==> flow/design.v <==
module alu(alu_out, multiply_top_in, divide_top_in, multiplicand_or_divider_in, sel);  
    input [64:0] multiply_top_in;  
    input [64:0] divide_top_in;  
    input [64:0] multiplicand_or_divider_in;  
    input sel;  
    output [64:0] alu_out;  
    wire [64:0] sum;  
    wire [64:0] diff;  
    assign sum = multiplicand_or_divider_in + multiply_top_in;
    assign diff = divide_top_in - multiplicand_or_divider_in;
    assign alu_out = sel ? sum : diff;
endmodule
module control(clk, reset, start, m_d, data_in, alu_sel, ready, wr, initial_wr, sh_right, sh_left);  
    input clk, reset, start, m_d;  
    input [1:0] data_in;  
    output ready, wr, initial_wr, sh_right, sh_left, alu_sel;  
    wire ready_check;
    wire wr_check;
    wire initial_wr_check;
    wire sh_right_check;
    wire sh_left_check;
    wire mul_wr;
    wire div_wr;
    reg [1:0] state;
    reg [9:0] counter;
    always @(posedge clk) begin
        if (reset) begin  
            state <= 2'd0;
            counter <= 10'd0;
        end
        else begin  
            case (state)  
                2'b00: begin  
                    if (start == 1) state <= 2'b01;  
                end
                2'b01: begin  
                    counter <= 0;  
                    state <= 2'b10;  
                end
                2'b10: begin  
                    if (counter == 63) state <= 2'b00;  
                    counter <= counter + 1;  
                end
            endcase
        end
    end
    assign alu_sel = m_d;  
    assign mul_wr = data_in[0] && m_d;  
    assign div_wr = !(data_in[1] || m_d);  
    assign wr_check = (state == 2'b10) && (mul_wr || div_wr);  
    assign wr = wr_check ? 1 : 0;  
    assign initial_wr_check = (state == 2'b01);  
    assign initial_wr = initial_wr_check ? 1 : 0;  
    assign sh_right_check = (state == 2'b10) && m_d;  
    assign sh_right = sh_right_check ? 1 : 0;  
    assign sh_left_check = (state == 2'b10) && (!m_d);  
    assign sh_left = sh_left_check ? 1 : 0;  
    assign ready_check = (state == 2'b00);  
    assign ready = ready_check ? 1 : 0;  
endmodule
module multiplicand_n_divider_register(clk, reset, data_in, data_out);
    input [63:0] data_in;  
    input clk, reset;  
    output [63:0] data_out;  
    reg [63:0] mul_div_reg;  
    always @(posedge clk) begin
        if (reset)  
            mul_div_reg <= 64'd0;  
        else 
            mul_div_reg <= data_in;  
    end
    assign data_out = mul_div_reg;
endmodule
module result_register(clk, reset, data_in, wr, initial_data_in, initial_wr, sh_right, sh_left, result);
    input [64:0] data_in;  
    input [63:0] initial_data_in;  
    input clk, reset, wr, initial_wr, sh_right, sh_left;  
    output [128:0] result;  
    reg [128:0] result_reg;  
    always @(posedge clk) begin
        if (reset)  
            result_reg <= 129'd0;  
        else begin
            if (initial_wr == 1)  
                result_reg <= {65'd0, initial_data_in};  
            else begin
                if (wr && sh_right)  
                    result_reg <= {1'd0, data_in, result_reg[63:1]}; 
                else if (wr && sh_left)  
                    result_reg <= {data_in, result_reg[62:0], 1'b1};
                else if (sh_right)  
                    result_reg <= {1'd0, result_reg[128:1]};
                else if (sh_left)  
                    result_reg <= {result_reg[127:0], 1'b0};
            end
        end
    end
    assign result = result_reg;
endmodule
module multiply_n_divide_top(clk, reset, a_in, b_in, m_d, start, result, ready);
    input [63:0] a_in, b_in;  
    input clk, reset, start, m_d;  
    output ready;  
    output [128:0] result;  
    wire [63:0] mul_div_reg_out;  
    wire [64:0] alu_out;  
    wire [128:0] res_reg_out;  
    wire control_wr;  
    wire control_initial_wr;  
    wire control_sh_right;  
    wire control_alu_sel;  
    wire control_sh_left;  
    multiplicand_n_divider_register mndr1(
        .clk(clk),
        .reset(reset),
        .data_in(b_in),
        .data_out(mul_div_reg_out)
    );
    alu alu1(
        .multiply_top_in(res_reg_out[128:64]),
        .divide_top_in(res_reg_out[127:63]),
        .multiplicand_or_divider_in({1'b0,mul_div_reg_out}),
        .sel(control_alu_sel),
        .alu_out(alu_out)
    );
    result_register resr1(
        .clk(clk),
        .reset(reset),
        .data_in(alu_out),
        .wr(control_wr),
        .initial_data_in(a_in),
        .initial_wr(control_initial_wr),
        .sh_right(control_sh_right),
        .sh_left(control_sh_left),
        .result(res_reg_out)
    );
    control cu1(
        .clk(clk),
        .reset(reset),
        .start(start),
        .m_d(m_d),
        .data_in({alu_out[64], res_reg_out[0]}),
        .alu_sel(control_alu_sel),
        .ready(ready),
        .wr(control_wr),
        .initial_wr(control_initial_wr),
        .sh_right(control_sh_right),
        .sh_left(control_sh_left)
    );
    assign result = res_reg_out;
endmodule
# == Step by step through the tools: multiply_n_divide_top ==
# The steps from the RTL of multiply_n_divide_top to its reports follow in flow order.
# Line numbers count from 1 in the design file above.
# Operators carry their Yosys type and port widths (W data, S select, Z words).
# Not given: n/a
# setup
top,multiply_n_divide_top
clock,clk
lib,sky130hd
corner,tt_025C_1v80

# == After elaboration ==
# Source: Yosys, flattened and elaborated, memories not mapped. Widths are those after wreduce. Registers that Yosys merges into a memory's read port (data or address) are not register bits. Print and check cells do not count. Equal cells are merged and count once.
# word_totals
elab_cells,48
ram_bits,0
reg_bits,205
n_memories,0
clocked_rd_ports_x_width,0
inputBits,132
latch_bits,0
output_inout_bits,130
rom_bits,0
# classes
compare,0
addsub,3
div_mod_pow,0
n_mux,15
eq_ne,5
n_logic,0
shifts,0
multipliers,0
reduce_and_logical,19
# ops
cell,count
$mux W129,3
$mux W128,1
$add A64 B65 Y65,1
$sub A65 B64 Y65,1
$mux W65,1
$mux W64,1
$pmux W10 S2,1
$add A10 B1 Y10 const B,1
$eq A10 B6 Y1 const B,1
$logic_and A1 B1 Y1,6
$reduce_bool A3 Y1,2
$pmux W2 S3,1
$reduce_bool A5 Y1,1
$mux W1,5
$reduce_bool A4 Y1,1
$mux W2,2
$reduce_and A3 Y1,1
$reduce_or A3 Y1,1
$logic_or A1 B1 Y1,2
$logic_not A1 Y1,2
$eq A2 B1 Y1 const B,1
$ne A2 B1 Y1 const B,1
$eq A2 B2 Y1 const B,1
$ne A2 B2 Y1 const B,1
$logic_not A2 Y1,1
$reduce_bool A2 Y1,1
$reduce_or A2 Y1,1

# == Depth ==
# Depth = most cells in a row (Yosys ltp): at word level without a register or memory, in the mapped netlist without a sequential cell, where the memories' decode and read muxes count.
# depth
ltp_word,11
abc_area,0
depth_mapped,15
ltp_nobuf,14

# == Netlist ==
# Yosys stat after the flow's synthesis: flattened, memories mapped to cells. It holds for the ABC_AREA given above (unset counts as 0); a run with the other value may have another netlist.
# synth_totals
cells,2338
yosys_area_um2,17485.5
sequential_area_um2,4124.0
buf_cells,156
flip_flops,206
# types
type,count,area_total_um2
sky130_fd_sc_hd__dfxtp_1,206,4.12E+03
sky130_fd_sc_hd__ha_1,129,1.61E+03
sky130_fd_sc_hd__a21oi_1,306,1.53E+03
sky130_fd_sc_hd__nor2_1,253,949.661
sky130_fd_sc_hd__o21ai_0,159,795.763
sky130_fd_sc_hd__mux2i_1,73,730.701
sky130_fd_sc_hd__a211oi_1,86,645.619
sky130_fd_sc_hd__a21o_1,83,623.098
sky130_fd_sc_hd__xnor2_1,65,569.296
sky130_fd_sc_hd__nand2_1,140,525.504
sky130_fd_sc_hd__nor2b_1,76,475.456
sky130_fd_sc_hd__clkbuf_1,126,472.954
sky130_fd_sc_hd__xor2_1,44,385.37
sky130_fd_sc_hd__inv_1,92,345.331
sky130_fd_sc_hd__o221a_2,25,281.52
sky130_fd_sc_hd__nand3_1,49,245.235
sky130_fd_sc_hd__nand4_1,36,225.216
sky130_fd_sc_hd__or3_1,35,218.96
# Not listed: further types 69, cells in them 355.
# By module: a second synthesis without flattening, with its own total; a netlist apart from the flattened one above.
# unflattened
cells_unflattened,2462
hier_area_um2,18659.1
# Each row is one instance without its submodules.
# modules
module,instances,n_cells,seq_area_um2,area_um2
alu,1,1371,0.0,8822.2
result_register,1,875,2582.5,7220.7
multiplicand_n_divider_register,1,135,1281.2,1918.1
control,1,80,260.2,694.4
multiply_n_divide_top,1,1,0.0,3.8

# == Timing after synthesis ==
# Source: OpenSTA report_checks on the synthesized netlist (no wires, ideal clock, input and output delay 20% of the period each), path of least setup slack; recovery checks are left aside. Register names are those of the netlist, which keeps one name where synthesis merged equal registers.
# synth_path
path_kind,register to register
start,reg resr1.result_reg[64]
end,reg resr1.result_reg[83]
path_delay_ns,3.388
setup_time_ns,0.119
t_required_ns,4.381
path_stages,14
tclk_ns,4.5
arrival_time_ns,3.269
launch_ns,0.000
path_buffers,0
path_slack_ns,1.112
synth_period_reached_ns,3.388
# "path_delay_ns" = arrival - input delay + setup time.
# "path_stages" counts driving pins, that of a launching flip-flop among them; a cell with two outputs on the path counts twice.
# "synth_period_reached_ns" is the clock period less the worst setup slack; recovery checks do not enter. This is arithmetic on one report: input and output delays are still those of the set period (20% each).
# Between the ends stands the longest chain of elaborated cells between them, by number of cells; it is not shown to be the way that was timed. Of several equally long chains one is given.
# Each line given opens the expression or statement behind the cell; cells for indexed reads and writes are added by Yosys, which also makes memories of some case tables.
# A register here has more assigning lines than the two given.
# synth_via
path_cell_list,sky130_fd_sc_hd__dfxtp_1 sky130_fd_sc_hd__ha_1 sky130_fd_sc_hd__fa_1 sky130_fd_sc_hd__a211o_1 sky130_fd_sc_hd__a2111oi_4 sky130_fd_sc_hd__nor4_2 sky130_fd_sc_hd__a311o_1 sky130_fd_sc_hd__a21oi_1 sky130_fd_sc_hd__nor2_1 sky130_fd_sc_hd__a21o_1 sky130_fd_sc_hd__a21oi_2 sky130_fd_sc_hd__xor2_1 sky130_fd_sc_hd__o21ai_0 sky130_fd_sc_hd__o221a_2
elab_chain_cells,10
cone_cells,13
lines_between,8
cone_classes,add/sub (2); mux (4); reduce/logical (7)
# synth_lines
element,line_no,text
"start, declared",79,reg [128:0] result_reg;
"start, assigned",85,"result_reg <= {65'd0, initial_data_in};"
"start, assigned",88,"result_reg <= {1'd0, data_in, result_reg[63:1]};"
$sub A65 B64 Y65,10,assign diff = divide_top_in - multiplicand_or_divider_in;
$mux W65,11,assign alu_out = sel ? sum : diff;
$logic_or A1 B1 Y1,49,assign div_wr = !(data_in[1] || m_d);
$logic_not A1 Y1,49,
$logic_or A1 B1 Y1,50,assign wr_check = (state == 2'b10) && (mul_wr || div_wr);
$logic_and A1 B1 Y1,50,
$mux W1,51,assign wr = wr_check ? 1 : 0;
$logic_and A1 B1 Y1,89,else if (wr && sh_left)
$mux W129,89,
$mux W128,87,if (wr && sh_right)
"end, assigned",85,
"end, assigned",88,
"end, declared",79,

# == Worst path after layout ==
# From the final timing report of run A: the path of least setup slack in the routed layout; clock arrival at registers is part of the times.
# layout_path
path_kind,register to register
start,reg resr1.result_reg[63]
end,reg resr1.result_reg[113]
setup_time_ns,0.12
arrival_time_ns,4.83
launch_ns,0.60
path_stages,15
path_slack_ns,2.65
tclk_ns,7.02
t_required_ns,7.48
path_buffers,0
# Between the ends stands the longest chain of elaborated cells between them, by number of cells; it is not shown to be the way that was timed. Of several equally long chains one is given.
# A register here has more assigning lines than the two given.
# layout_via
path_cell_list,sky130_fd_sc_hd__dfxtp_1 sky130_fd_sc_hd__inv_1 sky130_fd_sc_hd__ha_1 sky130_fd_sc_hd__fa_1 sky130_fd_sc_hd__nand2b_1 sky130_fd_sc_hd__a21oi_1 sky130_fd_sc_hd__o21ai_1 sky130_fd_sc_hd__a31oi_2 sky130_fd_sc_hd__nor2b_2 sky130_fd_sc_hd__o41ai_4 sky130_fd_sc_hd__mux2_4 sky130_fd_sc_hd__nor2_8 sky130_fd_sc_hd__nand2_2 sky130_fd_sc_hd__o221ai_1 sky130_fd_sc_hd__a211oi_1
elab_chain_cells,10
cone_cells,12
lines_between,7
cone_classes,add/sub (1); mux (4); reduce/logical (7)
# layout_lines
element,line_no,text
"start, declared",79,reg [128:0] result_reg;
"start, assigned",85,"result_reg <= {65'd0, initial_data_in};"
"start, assigned",88,"result_reg <= {1'd0, data_in, result_reg[63:1]};"
$sub A65 B64 Y65,10,assign diff = divide_top_in - multiplicand_or_divider_in;
$mux W65,11,assign alu_out = sel ? sum : diff;
$logic_or A1 B1 Y1,49,assign div_wr = !(data_in[1] || m_d);
$logic_not A1 Y1,49,
$logic_or A1 B1 Y1,50,assign wr_check = (state == 2'b10) && (mul_wr || div_wr);
$logic_and A1 B1 Y1,50,
$mux W1,51,assign wr = wr_check ? 1 : 0;
$logic_and A1 B1 Y1,89,else if (wr && sh_left)
$mux W129,89,
$mux W128,87,if (wr && sh_right)
"end, assigned",85,
"end, assigned",88,
"end, declared",79,

# 4 stored runs of multiply_n_divide_top in the flow (synthesis by Yosys, layout by OpenROAD, sky130hd cells), in arbitrary order. Constraints: input delay and output delay 20% of the set period each, output load 0.01 pF.
# "period_reached_ns" means the clock period less the worst setup slack. The figure is calculated, with input and output delays left at 20% of the set period.
# "worstPathTime_ns" = time allowed to the worst setup path (clock period - input delay - output delay, where it has them) - its slack; a late launch clock adds to it, a late capture clock takes from it.
# "fin_power_uw" is the tool's figure for a default switching activity; nothing was simulated.
# A setting shown as -- is not set for that run.
# Among the results, -- means that no value is shown for the run.
stored run,PLACE_DENSITY_LB_ADDON,period_ns,CAP_MARGIN,CORE_MARGIN,CORE_UTILIZATION,SLEW_MARGIN,ABC_AREA,CELL_PAD_IN_SITES_DETAIL_PLACEMENT,CELL_PAD_IN_SITES_GLOBAL_PLACEMENT,GPL_TIMING_DRIVEN,HOLD_SLACK_MARGIN,MAX_ROUTING_LAYER,SETUP_SLACK_MARGIN,TNS_END_PERCENT,CORE_ASPECT_RATIO,CTS_CLUSTER_SIZE,GPL_ROUTABILITY_DRIVEN,MIN_ROUTING_LAYER,PLACE_DENSITY,fin_hold_ws_ns,worstPathTime_ns,worst_setup_path_type,fin_util_frac,synthArea_um2,cell_area_final_um2,setupTns_ns,fin_power_uw,period_reached_ns,final_setup_ws_ns,dieArea_um2
run A,0.14,7.02,20,2,40,20,--,--,--,--,--,--,--,--,--,--,--,--,--,0.460,4.37,register to register,0.494,17485.5,21299.2,0.000,4214,4.370,2.650,45403.1
run B,--,4.5,35,10,40,20,1,2,1,0,0.26,met5,-0.0,50,--,--,--,--,--,--,--,--,--,--,--,--,--,--,--,--
run C,--,2.62,20,2,67,10,--,--,3,1,--,met4,0.37,80,1.9,20,0,met2,0.59,--,--,--,--,--,--,--,--,--,--,--
run D,--,2.71,15,2,53,35,--,0,0,0,--,--,0.66,--,0.81,85,1,--,0.47,0.474,3.67,register to register,0.755,17485.5,24420.9,-52.102,11476,3.671,-0.961,34467.8
# Run B: incomplete, placement halted on DPL-0033
# Run C: incomplete, placement halted on GPL-0301
